==> flow/design.v <==
module Hq2x #(parameter LENGTH = 16, parameter HALF_DEPTH = 1, parameter DWIDTH = HALF_DEPTH ? 11 : 23)
(
	input             clk,
	input             ce_in,
	input  [DWIDTH:0] inputpixel,
	input             mono,
	input             disable_hq2x,
	input             reset_frame,
	input             reset_line,
	input             ce_out,
	input       [1:0] read_y,
	input             hblank,
	output [DWIDTH:0] outpixel
);
localparam AWIDTH = $clog2(LENGTH)-1;
localparam DWIDTH1 = DWIDTH+1;
function [5:0] hq_table;
	input [7:0] idx;
begin
	case (idx)
		8'd0: hq_table = 6'd19;
		8'd1: hq_table = 6'd19;
		8'd2: hq_table = 6'd26;
		8'd3: hq_table = 6'd11;
		8'd4: hq_table = 6'd19;
		8'd5: hq_table = 6'd19;
		8'd6: hq_table = 6'd26;
		8'd7: hq_table = 6'd11;
		8'd8: hq_table = 6'd23;
		8'd9: hq_table = 6'd15;
		8'd10: hq_table = 6'd47;
		8'd11: hq_table = 6'd35;
		8'd12: hq_table = 6'd23;
		8'd13: hq_table = 6'd15;
		8'd14: hq_table = 6'd55;
		8'd15: hq_table = 6'd39;
		8'd16: hq_table = 6'd19;
		8'd17: hq_table = 6'd19;
		8'd18: hq_table = 6'd26;
		8'd19: hq_table = 6'd58;
		8'd20: hq_table = 6'd19;
		8'd21: hq_table = 6'd19;
		8'd22: hq_table = 6'd26;
		8'd23: hq_table = 6'd58;
		8'd24: hq_table = 6'd23;
		8'd25: hq_table = 6'd15;
		8'd26: hq_table = 6'd35;
		8'd27: hq_table = 6'd35;
		8'd28: hq_table = 6'd23;
		8'd29: hq_table = 6'd15;
		8'd30: hq_table = 6'd7;
		8'd31: hq_table = 6'd35;
		8'd32: hq_table = 6'd19;
		8'd33: hq_table = 6'd19;
		8'd34: hq_table = 6'd26;
		8'd35: hq_table = 6'd11;
		8'd36: hq_table = 6'd19;
		8'd37: hq_table = 6'd19;
		8'd38: hq_table = 6'd26;
		8'd39: hq_table = 6'd11;
		8'd40: hq_table = 6'd23;
		8'd41: hq_table = 6'd15;
		8'd42: hq_table = 6'd55;
		8'd43: hq_table = 6'd39;
		8'd44: hq_table = 6'd23;
		8'd45: hq_table = 6'd15;
		8'd46: hq_table = 6'd51;
		8'd47: hq_table = 6'd43;
		8'd48: hq_table = 6'd19;
		8'd49: hq_table = 6'd19;
		8'd50: hq_table = 6'd26;
		8'd51: hq_table = 6'd58;
		8'd52: hq_table = 6'd19;
		8'd53: hq_table = 6'd19;
		8'd54: hq_table = 6'd26;
		8'd55: hq_table = 6'd58;
		8'd56: hq_table = 6'd23;
		8'd57: hq_table = 6'd15;
		8'd58: hq_table = 6'd51;
		8'd59: hq_table = 6'd35;
		8'd60: hq_table = 6'd23;
		8'd61: hq_table = 6'd15;
		8'd62: hq_table = 6'd7;
		8'd63: hq_table = 6'd43;
		8'd64: hq_table = 6'd19;
		8'd65: hq_table = 6'd19;
		8'd66: hq_table = 6'd26;
		8'd67: hq_table = 6'd11;
		8'd68: hq_table = 6'd19;
		8'd69: hq_table = 6'd19;
		8'd70: hq_table = 6'd26;
		8'd71: hq_table = 6'd11;
		8'd72: hq_table = 6'd23;
		8'd73: hq_table = 6'd61;
		8'd74: hq_table = 6'd35;
		8'd75: hq_table = 6'd35;
		8'd76: hq_table = 6'd23;
		8'd77: hq_table = 6'd61;
		8'd78: hq_table = 6'd51;
		8'd79: hq_table = 6'd35;
		8'd80: hq_table = 6'd19;
		8'd81: hq_table = 6'd19;
		8'd82: hq_table = 6'd26;
		8'd83: hq_table = 6'd11;
		8'd84: hq_table = 6'd19;
		8'd85: hq_table = 6'd19;
		8'd86: hq_table = 6'd26;
		8'd87: hq_table = 6'd11;
		8'd88: hq_table = 6'd23;
		8'd89: hq_table = 6'd15;
		8'd90: hq_table = 6'd51;
		8'd91: hq_table = 6'd35;
		8'd92: hq_table = 6'd23;
		8'd93: hq_table = 6'd15;
		8'd94: hq_table = 6'd51;
		8'd95: hq_table = 6'd35;
		8'd96: hq_table = 6'd19;
		8'd97: hq_table = 6'd19;
		8'd98: hq_table = 6'd26;
		8'd99: hq_table = 6'd11;
		8'd100: hq_table = 6'd19;
		8'd101: hq_table = 6'd19;
		8'd102: hq_table = 6'd26;
		8'd103: hq_table = 6'd11;
		8'd104: hq_table = 6'd23;
		8'd105: hq_table = 6'd61;
		8'd106: hq_table = 6'd7;
		8'd107: hq_table = 6'd35;
		8'd108: hq_table = 6'd23;
		8'd109: hq_table = 6'd61;
		8'd110: hq_table = 6'd7;
		8'd111: hq_table = 6'd43;
		8'd112: hq_table = 6'd19;
		8'd113: hq_table = 6'd19;
		8'd114: hq_table = 6'd26;
		8'd115: hq_table = 6'd11;
		8'd116: hq_table = 6'd19;
		8'd117: hq_table = 6'd19;
		8'd118: hq_table = 6'd26;
		8'd119: hq_table = 6'd58;
		8'd120: hq_table = 6'd23;
		8'd121: hq_table = 6'd15;
		8'd122: hq_table = 6'd51;
		8'd123: hq_table = 6'd35;
		8'd124: hq_table = 6'd23;
		8'd125: hq_table = 6'd61;
		8'd126: hq_table = 6'd7;
		8'd127: hq_table = 6'd43;
		8'd128: hq_table = 6'd19;
		8'd129: hq_table = 6'd19;
		8'd130: hq_table = 6'd26;
		8'd131: hq_table = 6'd11;
		8'd132: hq_table = 6'd19;
		8'd133: hq_table = 6'd19;
		8'd134: hq_table = 6'd26;
		8'd135: hq_table = 6'd11;
		8'd136: hq_table = 6'd23;
		8'd137: hq_table = 6'd15;
		8'd138: hq_table = 6'd47;
		8'd139: hq_table = 6'd35;
		8'd140: hq_table = 6'd23;
		8'd141: hq_table = 6'd15;
		8'd142: hq_table = 6'd55;
		8'd143: hq_table = 6'd39;
		8'd144: hq_table = 6'd19;
		8'd145: hq_table = 6'd19;
		8'd146: hq_table = 6'd26;
		8'd147: hq_table = 6'd11;
		8'd148: hq_table = 6'd19;
		8'd149: hq_table = 6'd19;
		8'd150: hq_table = 6'd26;
		8'd151: hq_table = 6'd11;
		8'd152: hq_table = 6'd23;
		8'd153: hq_table = 6'd15;
		8'd154: hq_table = 6'd51;
		8'd155: hq_table = 6'd35;
		8'd156: hq_table = 6'd23;
		8'd157: hq_table = 6'd15;
		8'd158: hq_table = 6'd51;
		8'd159: hq_table = 6'd35;
		8'd160: hq_table = 6'd19;
		8'd161: hq_table = 6'd19;
		8'd162: hq_table = 6'd26;
		8'd163: hq_table = 6'd11;
		8'd164: hq_table = 6'd19;
		8'd165: hq_table = 6'd19;
		8'd166: hq_table = 6'd26;
		8'd167: hq_table = 6'd11;
		8'd168: hq_table = 6'd23;
		8'd169: hq_table = 6'd15;
		8'd170: hq_table = 6'd55;
		8'd171: hq_table = 6'd39;
		8'd172: hq_table = 6'd23;
		8'd173: hq_table = 6'd15;
		8'd174: hq_table = 6'd51;
		8'd175: hq_table = 6'd43;
		8'd176: hq_table = 6'd19;
		8'd177: hq_table = 6'd19;
		8'd178: hq_table = 6'd26;
		8'd179: hq_table = 6'd11;
		8'd180: hq_table = 6'd19;
		8'd181: hq_table = 6'd19;
		8'd182: hq_table = 6'd26;
		8'd183: hq_table = 6'd11;
		8'd184: hq_table = 6'd23;
		8'd185: hq_table = 6'd15;
		8'd186: hq_table = 6'd51;
		8'd187: hq_table = 6'd39;
		8'd188: hq_table = 6'd23;
		8'd189: hq_table = 6'd15;
		8'd190: hq_table = 6'd7;
		8'd191: hq_table = 6'd43;
		8'd192: hq_table = 6'd19;
		8'd193: hq_table = 6'd19;
		8'd194: hq_table = 6'd26;
		8'd195: hq_table = 6'd11;
		8'd196: hq_table = 6'd19;
		8'd197: hq_table = 6'd19;
		8'd198: hq_table = 6'd26;
		8'd199: hq_table = 6'd11;
		8'd200: hq_table = 6'd23;
		8'd201: hq_table = 6'd15;
		8'd202: hq_table = 6'd51;
		8'd203: hq_table = 6'd35;
		8'd204: hq_table = 6'd23;
		8'd205: hq_table = 6'd15;
		8'd206: hq_table = 6'd51;
		8'd207: hq_table = 6'd39;
		8'd208: hq_table = 6'd19;
		8'd209: hq_table = 6'd19;
		8'd210: hq_table = 6'd26;
		8'd211: hq_table = 6'd11;
		8'd212: hq_table = 6'd19;
		8'd213: hq_table = 6'd19;
		8'd214: hq_table = 6'd26;
		8'd215: hq_table = 6'd11;
		8'd216: hq_table = 6'd23;
		8'd217: hq_table = 6'd15;
		8'd218: hq_table = 6'd51;
		8'd219: hq_table = 6'd35;
		8'd220: hq_table = 6'd23;
		8'd221: hq_table = 6'd15;
		8'd222: hq_table = 6'd7;
		8'd223: hq_table = 6'd35;
		8'd224: hq_table = 6'd19;
		8'd225: hq_table = 6'd19;
		8'd226: hq_table = 6'd26;
		8'd227: hq_table = 6'd11;
		8'd228: hq_table = 6'd19;
		8'd229: hq_table = 6'd19;
		8'd230: hq_table = 6'd26;
		8'd231: hq_table = 6'd11;
		8'd232: hq_table = 6'd23;
		8'd233: hq_table = 6'd15;
		8'd234: hq_table = 6'd51;
		8'd235: hq_table = 6'd35;
		8'd236: hq_table = 6'd23;
		8'd237: hq_table = 6'd15;
		8'd238: hq_table = 6'd7;
		8'd239: hq_table = 6'd43;
		8'd240: hq_table = 6'd19;
		8'd241: hq_table = 6'd19;
		8'd242: hq_table = 6'd26;
		8'd243: hq_table = 6'd11;
		8'd244: hq_table = 6'd19;
		8'd245: hq_table = 6'd19;
		8'd246: hq_table = 6'd26;
		8'd247: hq_table = 6'd11;
		8'd248: hq_table = 6'd23;
		8'd249: hq_table = 6'd15;
		8'd250: hq_table = 6'd7;
		8'd251: hq_table = 6'd35;
		8'd252: hq_table = 6'd23;
		8'd253: hq_table = 6'd15;
		8'd254: hq_table = 6'd7;
		8'd255: hq_table = 6'd43;
		default: hq_table = 6'd0;
	endcase
end
endfunction
wire [5:0] hqrule = hq_table(nextpatt);
reg [23:0] Prev0, Prev1, Prev2, Curr0, Curr1, Curr2, Next0, Next1, Next2;
reg [23:0] A, B, D, F, G, H;
reg  [7:0] pattern, nextpatt;
reg  [1:0] cyc;
reg  curbuf;
reg  prevbuf;
wire iobuf = !curbuf;
wire diff0, diff1;
DiffCheck diffcheck0(Curr1, (cyc == 0) ? Prev0 : (cyc == 1) ? Curr0 : (cyc == 2) ? Prev2 : Next1, diff0);
DiffCheck diffcheck1(Curr1, (cyc == 0) ? Prev1 : (cyc == 1) ? Next0 : (cyc == 2) ? Curr2 : Next2, diff1);
wire [7:0] new_pattern = {diff1, diff0, pattern[7:2]};
wire [23:0] X = (cyc == 0) ? A : (cyc == 1) ? Prev1 : (cyc == 2) ? Next1 : G;
wire [23:0] blend_result_pre;
Blend blender(clk, ce_in, disable_hq2x ? 6'd0 : hqrule, Curr0, X, B, D, F, H, blend_result_pre);
wire [DWIDTH:0] Curr20tmp;
wire     [23:0] Curr20 = HALF_DEPTH ? h2rgb(Curr20tmp) : Curr20tmp;
wire [DWIDTH:0] Curr21tmp;
wire     [23:0] Curr21 = HALF_DEPTH ? h2rgb(Curr21tmp) : Curr21tmp;
reg  [AWIDTH:0] wrin_addr2;
reg  [DWIDTH:0] wrpix;
reg             wrin_en;
function [23:0] h2rgb;
	input [11:0] v;
begin
	h2rgb = mono ? {v[7:0], v[7:0], v[7:0]} : {v[11:8],v[11:8],v[7:4],v[7:4],v[3:0],v[3:0]};
end
endfunction
function [11:0] rgb2h;
	input [23:0] v;
begin
	rgb2h = mono ? {4'b0000, v[23:20], v[19:16]} : {v[23:20], v[15:12], v[7:4]};
end
endfunction
hq2x_in #(.LENGTH(LENGTH), .DWIDTH(DWIDTH)) hq2x_in
(
	.clk(clk),
	.rdaddr(offs),
	.rdbuf0(prevbuf),
	.rdbuf1(curbuf),
	.q0(Curr20tmp),
	.q1(Curr21tmp),
	.wraddr(wrin_addr2),
	.wrbuf(iobuf),
	.data(wrpix),
	.wren(wrin_en)
);
reg     [AWIDTH+1:0] read_x;
reg     [AWIDTH+1:0] wrout_addr; 
reg                  wrout_en;
reg  [DWIDTH1*4-1:0] wrdata, wrdata_pre;
wire [DWIDTH1*4-1:0] outpixel_x4;
reg  [DWIDTH1*2-1:0] outpixel_x2;
assign outpixel = read_x[0] ? outpixel_x2[DWIDTH1*2-1:DWIDTH1] : outpixel_x2[DWIDTH:0];
hq2x_buf #(.NUMWORDS(LENGTH*2), .AWIDTH(AWIDTH+1), .DWIDTH(DWIDTH1*4-1)) hq2x_out
(
	.clock(clk),
	.rdaddress({read_x[AWIDTH+1:1],read_y[1]}),
	.q(outpixel_x4),
	.data(wrdata),
	.wraddress(wrout_addr),
	.wren(wrout_en)
);
always @(posedge clk) begin
	if(ce_out) begin
		if(read_x[0]) outpixel_x2 <= read_y[0] ? outpixel_x4[DWIDTH1*4-1:DWIDTH1*2] : outpixel_x4[DWIDTH1*2-1:0];
		if(~hblank & ~&read_x) read_x <= read_x + 1'd1;
		if(hblank) read_x <= 0;
	end
end
wire [DWIDTH:0] blend_result = HALF_DEPTH ? rgb2h(blend_result_pre) : blend_result_pre[DWIDTH:0];
reg [AWIDTH:0] offs;
reg old_reset_line;
reg old_reset_frame;
reg [3:0] wrdata_finished;
reg [AWIDTH+1:0] waddr;
always @(posedge clk) begin
	wrout_en <= 0;
	wrin_en  <= 0;
	if(ce_in) begin
		case(cyc)
			0: wrdata[DWIDTH:0]                   <= blend_result;
			1: wrdata[DWIDTH1+DWIDTH:DWIDTH1]     <= blend_result;
			2: wrdata[DWIDTH1*3+DWIDTH:DWIDTH1*3] <= blend_result;
			3: wrdata[DWIDTH1*2+DWIDTH:DWIDTH1*2] <= blend_result;
		endcase
		wrdata_finished <= wrdata_finished << 1;
		if(wrdata_finished[3]) begin
			wrout_en <= 1;
			wrout_addr <= waddr;
		end
		if(~&offs) begin
			if (cyc == 1) begin
				Prev2 <= Curr20;
				Curr2 <= Curr21;
				Next2 <= HALF_DEPTH ? h2rgb(inputpixel) : inputpixel;
				wrpix <= inputpixel;
				wrin_addr2 <= offs;
				wrin_en <= 1;
			end
			if(cyc==3) begin
				offs <= offs + 1'd1;
				waddr <= {offs, curbuf};
				wrdata_finished[0] <= 1;
			end
		end
		pattern <= new_pattern;
		if(cyc==3) begin
			nextpatt <= {new_pattern[7:6], new_pattern[3], new_pattern[5], new_pattern[2], new_pattern[4], new_pattern[1:0]};
			{A, G} <= {Prev0, Next0};
			{B, F, H, D} <= {Prev1, Curr2, Next1, Curr0};
			{Prev0, Prev1} <= {Prev1, Prev2};
			{Curr0, Curr1} <= {Curr1, Curr2};
			{Next0, Next1} <= {Next1, Next2};
		end else begin
			nextpatt <= {nextpatt[5], nextpatt[3], nextpatt[0], nextpatt[6], nextpatt[1], nextpatt[7], nextpatt[4], nextpatt[2]};
			{B, F, H, D} <= {F, H, D, B};
		end
		cyc <= cyc + 1'b1;
		if(old_reset_line && ~reset_line) begin
			old_reset_frame <= reset_frame;
			offs <= 0;
			cyc <= 0;
			curbuf <= ~curbuf;
			prevbuf <= curbuf;
			{Prev0, Prev1, Prev2, Curr0, Curr1, Curr2, Next0, Next1, Next2} <= '0;
			if(old_reset_frame & ~reset_frame) begin
				curbuf <= 0;
				prevbuf <= 0;
			end
		end
		old_reset_line  <= reset_line;
	end
end
endmodule
module hq2x_in #(parameter LENGTH = 16, parameter DWIDTH = 11, parameter AWIDTH = $clog2(LENGTH)-1)
(
	input            clk,
	input [AWIDTH:0] rdaddr,
	input            rdbuf0, rdbuf1,
	output[DWIDTH:0] q0,q1,
	input [AWIDTH:0] wraddr,
	input            wrbuf,
	input [DWIDTH:0] data,
	input            wren
);
wire  [DWIDTH:0] out0, out1;
assign q0 = rdbuf0 ? out1 : out0;
assign q1 = rdbuf1 ? out1 : out0;
hq2x_buf #(.NUMWORDS(LENGTH), .AWIDTH(AWIDTH), .DWIDTH(DWIDTH)) buf0(clk,data,rdaddr,wraddr,wren && (wrbuf == 0),out0);
hq2x_buf #(.NUMWORDS(LENGTH), .AWIDTH(AWIDTH), .DWIDTH(DWIDTH)) buf1(clk,data,rdaddr,wraddr,wren && (wrbuf == 1),out1);
endmodule
module hq2x_buf #(parameter NUMWORDS = 16, parameter AWIDTH = 3, parameter DWIDTH = 11)
(
	input                 clock,
	input      [DWIDTH:0] data,
	input      [AWIDTH:0] rdaddress,
	input      [AWIDTH:0] wraddress,
	input                 wren,
	output reg [DWIDTH:0] q
);
reg [DWIDTH:0] ram[0:NUMWORDS-1];
always_ff@(posedge clock) begin
	if(wren) ram[wraddress] <= data;
	q <= ram[rdaddress];
end
endmodule
module DiffCheck
(
	input [23:0] rgb1,
	input [23:0] rgb2,
	output       result
);
	wire [7:0] r = rgb1[7:1]   - rgb2[7:1];
	wire [7:0] g = rgb1[15:9]  - rgb2[15:9];
	wire [7:0] b = rgb1[23:17] - rgb2[23:17];
	wire [8:0] t = $signed(r) + $signed(b);
	wire [9:0] y = $signed(t) + $signed({g[7], g});
	wire [8:0] u = $signed(r) - $signed(b);
	wire [9:0] v = $signed({g, 1'b0}) - $signed(t);
	wire y_inside = (y < 10'h60 || y >= 10'h3a0);
	wire u_inside = (!u[8:4] || &u[8:4]);  
	wire v_inside = (v < 10'h18 || v >= 10'h3e8);
	assign result = !(y_inside && u_inside && v_inside);
endmodule
module Blend
(
	input         clk,
	input         clk_en,
	input   [5:0] rule,
	input  [23:0] E,
	input  [23:0] A,
	input  [23:0] B,
	input  [23:0] D,
	input  [23:0] F,
	input  [23:0] H,
	output reg [23:0] Result
);
	localparam BLEND1 = 7'b110_10_00;  
	localparam BLEND2 = 7'b100_10_10;  
	localparam BLEND3 = 7'b101_10_01;  
	localparam BLEND4 = 7'b110_01_01;  
	localparam BLEND5 = 7'b010_11_11;  
	localparam BLEND6 = 7'b111_00_00;  
	reg [23:0] a,b,d,e,h,f;
	reg  [3:0] bl_rule;
	reg  [1:0] df_rule;
	always @(posedge clk) if (clk_en) begin
		{bl_rule,df_rule} <= rule;
		a <= A; b <= B; d <= D; e <= E; f <= F; h <= H;
	end
	wire is_diff;
	DiffCheck diff_checker(df_rule[1] ? b : h, df_rule[0] ? d : f, is_diff);
	reg [23:0] i10,i20,i30;
	reg  [6:0] op0;
	always @(posedge clk) if (clk_en) begin
		i10 <= e;
		case({!is_diff, bl_rule})
		1,11,12,13,17: {op0, i20, i30} <= {BLEND1, a, 24'd0};
		      2,14,18: {op0, i20, i30} <= {BLEND1, d, 24'd0};
		      3,15,19: {op0, i20, i30} <= {BLEND1, b, 24'd0};
			4,20,24,27: {op0, i20, i30} <= {BLEND2, d, b};
			      5,21: {op0, i20, i30} <= {BLEND2, a, b};
			      6,22: {op0, i20, i30} <= {BLEND2, a, d};
		        25,29: {op0, i20, i30} <= {BLEND5, d, b};
			        26: {op0, i20, i30} <= {BLEND6, d, b};
			        28: {op0, i20, i30} <= {BLEND4, d, b};
			        30: {op0, i20, i30} <= {BLEND3, b, d};
			        31: {op0, i20, i30} <= {BLEND3, d, b};
		      default: {op0, i20, i30} <= {BLEND1, e, 24'd0}; 
		endcase
	end
	reg [23:0] i1,i2,i3;
	reg  [6:0] op;
	always @(posedge clk) if (clk_en) begin
		op <= op0; i1 <= i10; i2 <= i20; i3 <= i30;
	end
	function  [34:0] mul24x3;
		input  [23:0] op1;
		input   [2:0] op2;
	begin
		mul24x3 = 0;
		if(op2[0]) mul24x3 = mul24x3 + {op1[23:16], 4'b0000, op1[15:8], 4'b0000, op1[7:0]};
		if(op2[1]) mul24x3 = mul24x3 + {op1[23:16], 4'b0000, op1[15:8], 4'b0000, op1[7:0], 1'b0};
		if(op2[2]) mul24x3 = mul24x3 + {op1[23:16], 4'b0000, op1[15:8], 4'b0000, op1[7:0], 2'b00};
	end
	endfunction
	wire [35:0] res = {mul24x3(i1, op[6:4]), 1'b0} + mul24x3(i2, {op[3:2], !op[3:2]}) + mul24x3(i3, {op[1:0], !op[3:2]});
	always @(posedge clk) if (clk_en) Result <= {res[35:28],res[23:16],res[11:4]};
endmodule
# Reports on Hq2x
# What the tools print for Hq2x, step after step.
# Lines are those of the file above, counted from 1.
# Operators: Yosys type, input widths -> output width; for muxes data width and select width s.
# Library cell names are shortened.
# A cell with n/a has no value.
[design]
top_module = "Hq2x"
clock = "clk"
cell_library = "sky130hd"
corner = "tt_025C_1v80"

# Elaborated design
# Source: Yosys, flattened and elaborated, memories not mapped. Widths are those after wreduce. Print and check cells do not count. Equal cells are merged and count once.
# Yosys's memory passes give these memory sizes; they may raise the number of words (mostly to a power of two), join words into wider ones and drop unused or constant bits.
[word_totals]
out_inout_bits = 12
clocked_rd_ports_x_width = 78
register_bits = 821
in_bits = 22
ram_bits = 1920
memories = 4
romBits = 1536
[memory_table]
columns = ["memory", "size", "width", "read_ports", "wr", "line", "text"]
rows = [
  ["(name not given)", 256, 6, 1, 0, 20, "case (idx)"],
  ["hq2x_out.ram", 32, 48, 1, 1, 442, "reg [DWIDTH:0] ram[0:NUMWORDS-1];"],
  ["hq2x_in.buf0.ram", 16, 12, 1, 1, 442, ""],
  ["hq2x_in.buf1.ram", 16, 12, 1, 1, 442, ""],
]
[op_classes]
reduce_and_logical = 57
logic = 8
compare = 12
add_sub_neg = 32
mux = 63
equal = 29
[ops]
columns = ["cell", "n"]
rows = [
  ["$mux 24", 31],
  ["$mux 35", 6],
  ["$add 35x34->35", 3],
  ["$add 32x33->34", 3],
  ["$mux 32", 3],
  ["$add 36x35->36", 2],
  ["$sub 7x7->8", 9],
  ["$pmux 24 s3", 1],
  ["$mux 12", 6],
  ["$eq 5x5->1 const B", 14],
  ["$ge 10x10->1 const B", 6],
  ["$pmux 24 s2", 1],
  ["$mux 48", 1],
  ["$pmux 7 s5", 1],
  ["$lt 10x5->1 const B", 3],
  ["$lt 10x7->1 const B", 3],
  ["$add 9x8->10", 3],
  ["$sub 9x9->10", 3],
  ["$add 8x8->9", 3],
  ["$sub 8x8->9", 3],
  ["$eq 5x4->1 const B", 5],
  ["$reduce_and 5->1", 4],
  ["$reduce_and 2->1", 9],
  ["$mux 4", 4],
  ["$eq 5x3->1 const B", 3],
  ["$logic_not 5->1", 3],
  ["$reduce_or 12->1", 1],
  ["$reduce_and 3->1", 4],
]
# Other operator kinds: 25; their cells: 63.

# Longest topological paths
# Yosys ltp: most cells in a row. Word level: on the elaborated netlist, between registers, memories and ports. Mapped: between sequential cells and ports; inverters and the memories' decode and read muxes count.
[depth]
word_depth = 13
abc_area = 1
ltp_mapped = 39
depth_no_buf = 36

# Mapped cells and area
# Yosys stat after the flow's synthesis: flattened, memories mapped to cells. It holds for the ABC_AREA given above (unset counts as 0); a run with the other value may have another netlist.
[types]
columns = ["cell_type", "n", "type_area_um2"]
rows = [
  ["edfxtp_1", 2729, 8.19E+04],
  ["o21ai_0", 1427, 7141.85],
  ["nor2_1", 1553, 5.83E+03],
  ["ha_1", 343, 4.29E+03],
  ["nand2_1", 1097, 4.12E+03],
  ["o221ai_1", 330, 2.89E+03],
  ["inv_1", 729, 2.74E+03],
  ["clkbuf_1", 514, 1929.35],
  ["a21oi_1", 312, 1.56E+03],
  ["nand3_1", 311, 1.56E+03],
  ["dfxtp_1", 74, 1.48E+03],
  ["fa_1", 64, 1.28E+03],
  ["xor2_1", 95, 832.048],
  ["mux2i_1", 73, 730.701],
  ["o22ai_1", 110, 688.16],
  ["mux2_2", 57, 641.866],
  ["o32ai_1", 60, 525.504],
  ["xnor2_1", 54, 472.954],
]
# Other cell types: 40; their cells: 451.
[mapped]
mapped_area_mm2 = 0.1237637
flip_flops = 2803
mapped_cells = 10383

# Timing after synthesis
# Path of least setup slack by OpenSTA after synthesis, without wires, with an ideal clock, recovery checks aside; 20% of the period is set as input and as output delay. Where synthesis merged equal registers, the netlist keeps one of their names.
[synth_path]
path_kind = "register -> register"
startpoint = "register blender.op[3]"
endpoint = "register blender.Result[19]"
path_buffers = 3
setup_ns = 0.259
t_required_ns = 7.741
slack_ns = 1.994
path_delay_ns = 6.006
arrival_time_ns = 5.747
stages = 33
period_ns = 8.0
synth_period_reached_ns = 6.006
# "path_delay_ns" = arrival - input delay + setup time.
# "stages": output pins that drive a net of the path, with the launching flip-flop's if there is one; two outputs of one cell count as two.
# "synth_period_reached_ns" = period - worst setup slack (recovery checks aside). The figure is calculated, with input and output delays left at 20% of the set period.
# Between the ends stands the longest chain of elaborated cells between them, by number of cells; it is not shown to be the way that was timed. Of several equally long chains one is given.
# A line is the first line of the expression or statement that the cell stems from. Yosys adds cells for indexed reads and writes and turns some case tables into memories.
[synth_between]
path_cell_list = "edfxtp_1 nor2_1 clkbuf_1 inv_1 clkbuf_1 clkbuf_1 nor2_1 ha_1 fa_1 nand2_1 o21ai_0 ha_1 inv_1 fa_1 o21ai_0 a21oi_1 o21ai_0 inv_1 nor2_1 o21ai_0 a21oi_1 fa_1 ha_1 nand2_1 nor2_1 inv_1 nor3_1 a21oi_1 o21bai_1 a21oi_1 o21ai_0 a21oi_1 xnor2_1"
elab_chain_len = 8
cone_cells = 13
cone_lines = 4
cone_classes = "add/sub (6); mux (6); reduce/logical (1)"
[synth_lines]
columns = ["element", "line", "text"]
rows = [
  ["start, declared", 514, "reg [6:0] op;"],
  ["start, assigned", 516, "op <= op0; i1 <= i10; i2 <= i20; i3 <= i30;"],
  ["$logic_not 2->1", 528, "wire [35:0] res = {mul24x3(i1, op[6:4]), 1'b0} + mul24x3(i2, {op[3:2], !op[3:2]}) + mul24x3(i3, {op[1:0], !op[ ..."],
  ["$mux 32", 523, "if(op2[0]) mul24x3 = mul24x3 + {op1[23:16], 4'b0000, op1[15:8], 4'b0000, op1[7:0]};"],
  ["$add 32x33->34", 524, "if(op2[1]) mul24x3 = mul24x3 + {op1[23:16], 4'b0000, op1[15:8], 4'b0000, op1[7:0], 1'b0};"],
  ["$mux 35", 524, ""],
  ["$add 35x34->35", 525, "if(op2[2]) mul24x3 = mul24x3 + {op1[23:16], 4'b0000, op1[15:8], 4'b0000, op1[7:0], 2'b00};"],
  ["$mux 35", 525, ""],
  ["$add 36x35->36 x2", 528, ""],
  ["end, assigned", 529, "always @(posedge clk) if (clk_en) Result <= {res[35:28],res[23:16],res[11:4]};"],
  ["end, declared", 477, "output reg [23:0] Result"],
]

# Path in the finished layout
# Path of least setup slack in the final report of job 1 (OpenROAD, finished layout, wires in). Where an end is a register, its clock arrival counts in the times.
[layout_path]
path_kind = "register -> register"
startpoint = "register blender.df_rule[0]"
endpoint = "register blender.i20[22]"
arrival_time_ns = 7.96
t_required_ns = 8.71
setup_ns = 0.14
period_ns = 8.0
stages = 32
slack_ns = 0.75
path_buffers = 1
# Between the ends stands the longest chain of elaborated cells between them, by number of cells; it is not shown to be the way that was timed. Of several equally long chains one is given.
[layout_between]
path_cell_list = "edfxtp_1 buf_4 mux2_2 ha_1 inv_1 fa_1 xor2_1 ha_1 a21oi_1 o21bai_1 a21oi_1 o21bai_1 nand2_1 a22oi_1 inv_1 ha_1 inv_2 nand2_1 inv_1 a21oi_1 nand4_1 nand2_1 nand3_1 nand2_1 nand2_2 nor2_8 nand2_2 nand2_2 nand2_4 nor2_4 nand3_1 nand3_1"
elab_chain_len = 11
cone_cells = 48
cone_lines = 13
cone_classes = "add/sub (7); compare (4); eq/ne (25); mux (2); reduce/logical (10)"
[layout_lines]
columns = ["element", "line", "text"]
rows = [
  ["start, declared", 487, "reg [1:0] df_rule;"],
  ["$mux 24", 493, "DiffCheck diff_checker(df_rule[1] ? b : h, df_rule[0] ? d : f, is_diff);"],
  ["$sub 7x7->8", 454, "wire [7:0] r = rgb1[7:1] - rgb2[7:1];"],
  ["$add 8x8->9", 457, "wire [8:0] t = $signed(r) + $signed(b);"],
  ["$add 9x8->10", 458, "wire [9:0] y = $signed(t) + $signed({g[7], g});"],
  ["$lt 10x7->1", 461, "wire y_inside = (y < 10'h60 || y >= 10'h3a0);"],
  ["$logic_or 1x1->1", 461, ""],
  ["$logic_and 1x1->1 x2", 464, "assign result = !(y_inside && u_inside && v_inside);"],
  ["$eq 5x2->1", 498, "case({!is_diff, bl_rule})"],
  ["$reduce_or 12->1", "n/a", ""],
  ["$pmux 24 s3", 498, ""],
  ["end, declared", 494, "reg [23:0] i10,i20,i30;"],
]

# 6 stored runs of Hq2x in the flow (synthesis by Yosys, layout by OpenROAD, sky130hd cells), in arbitrary order. Constraints: input delay and output delay 20% of the set period each, output load 0.01 pF.
# "period_less_ws_ns" = clock period - worst setup slack. The figure is calculated, with input and output delays left at 20% of the set period.
# "timing.worst_path_ns" means the part of the period allowed to the worst setup path (the constraints hold back 20% at inputs and 20% at outputs) less its slack; where the path has registers, the arrival times of their clocks count too.
# "power_total_mw" rests on the timing tool's default activity at the inputs, not on a simulated workload.

[[run]]
name = "job 1"
[run.settings]
ABC_AREA = 1
CELL_PAD_IN_SITES_DETAIL_PLACEMENT = 1
CORE_ASPECT_RATIO = 0.7
CORE_UTILIZATION = 45
GPL_ROUTABILITY_DRIVEN = 0
MAX_ROUTING_LAYER = "met4"
PLACE_DENSITY = 0.6
SETUP_SLACK_MARGIN = 0.33
period_ns = 8.0
CAP_MARGIN = 20
CORE_MARGIN = 2
SLEW_MARGIN = 20
[run.results]
timing.worst_path_ns = 7.25
worstPathKind = "register -> register"
die_footprint_mm2 = 0.279306
ws_setup_ns = 0.750
period_less_ws_ns = 7.250
cell_area_final_mm2 = 0.137095
power_total_mw = 40.356
yosys_chip_area_mm2 = 0.1237637

[[run]]
name = "job 2"
[run.settings]
CAP_MARGIN = 20
CELL_PAD_IN_SITES_DETAIL_PLACEMENT = 2
CELL_PAD_IN_SITES_GLOBAL_PLACEMENT = 2
CORE_UTILIZATION = 37
CTS_CLUSTER_DIAMETER = 223
MAX_ROUTING_LAYER = "met4"
MIN_ROUTING_LAYER = "met2"
SETUP_SLACK_MARGIN = 0.48
TNS_END_PERCENT = 10
period_ns = 8.0
CORE_MARGIN = 2
SLEW_MARGIN = 20
[run.results]
timing.worst_path_ns = 7.10
worstPathKind = "register -> register"
die_footprint_mm2 = 0.334055
ws_setup_ns = 0.902
period_less_ws_ns = 7.098
cell_area_final_mm2 = 0.138786
power_total_mw = 41.454
yosys_chip_area_mm2 = 0.1218957

[[run]]
name = "job 3"
[run.settings]
CAP_MARGIN = 0
CORE_UTILIZATION = 56
CTS_CLUSTER_DIAMETER = 260
GPL_ROUTABILITY_DRIVEN = 0
MIN_ROUTING_LAYER = "met2"
PLACE_DENSITY = 0.68
period_ns = 6.98
CORE_MARGIN = 2
SLEW_MARGIN = 20
[run.results]
timing.worst_path_ns = 6.63
worstPathKind = "register -> register"
die_footprint_mm2 = 0.221417
ws_setup_ns = 0.352
period_less_ws_ns = 6.628
cell_area_final_mm2 = 0.136223
power_total_mw = 45.324
yosys_chip_area_mm2 = 0.1218957

[[run]]
name = "job 4"
[run.settings]
ABC_AREA = 0
CAP_MARGIN = 15
CELL_PAD_IN_SITES_DETAIL_PLACEMENT = 1
CORE_ASPECT_RATIO = 0.98
CORE_MARGIN = 5
CORE_UTILIZATION = 22
GPL_ROUTABILITY_DRIVEN = 1
MAX_ROUTING_LAYER = "met5"
MIN_ROUTING_LAYER = "met2"
PLACE_DENSITY_LB_ADDON = 0.15
TNS_END_PERCENT = 75
period_ns = 4.6
SLEW_MARGIN = 20
[run.results]
timing.worst_path_ns = 5.93
worstPathKind = "register -> register"
die_footprint_mm2 = 0.569059
ws_setup_ns = -1.330
period_less_ws_ns = 5.930
cell_area_final_mm2 = 0.153315
power_total_mw = 80.465
yosys_chip_area_mm2 = 0.1218957

[[run]]
name = "job 5"
[run.settings]
CAP_MARGIN = 20
CORE_UTILIZATION = 24
CTS_CLUSTER_DIAMETER = 62
MAX_ROUTING_LAYER = "met4"
SETUP_SLACK_MARGIN = 1.64
TNS_END_PERCENT = 10
period_ns = 8.0
CORE_MARGIN = 2
SLEW_MARGIN = 20
[run.results]
timing.worst_path_ns = 6.18
worstPathKind = "register -> register"
die_footprint_mm2 = 0.513616
ws_setup_ns = 1.818
period_less_ws_ns = 6.182
cell_area_final_mm2 = 0.141616
power_total_mw = 39.521
yosys_chip_area_mm2 = 0.1218957

[[run]]
name = "job 6"
[run.settings]
CELL_PAD_IN_SITES_DETAIL_PLACEMENT = 1
CELL_PAD_IN_SITES_GLOBAL_PLACEMENT = 3
CORE_ASPECT_RATIO = 0.56
CORE_UTILIZATION = 54
CTS_CLUSTER_DIAMETER = 213
CTS_CLUSTER_SIZE = 50
MIN_ROUTING_LAYER = "met1"
SETUP_SLACK_MARGIN = 0.71
period_ns = 9.31
CAP_MARGIN = 20
CORE_MARGIN = 2
SLEW_MARGIN = 20
[run.results]
timing.worst_path_ns = 7.66
worstPathKind = "register -> register"
die_footprint_mm2 = 0.229708
ws_setup_ns = 1.647
period_less_ws_ns = 7.663
cell_area_final_mm2 = 0.128438
power_total_mw = 27.746
yosys_chip_area_mm2 = 0.1218957
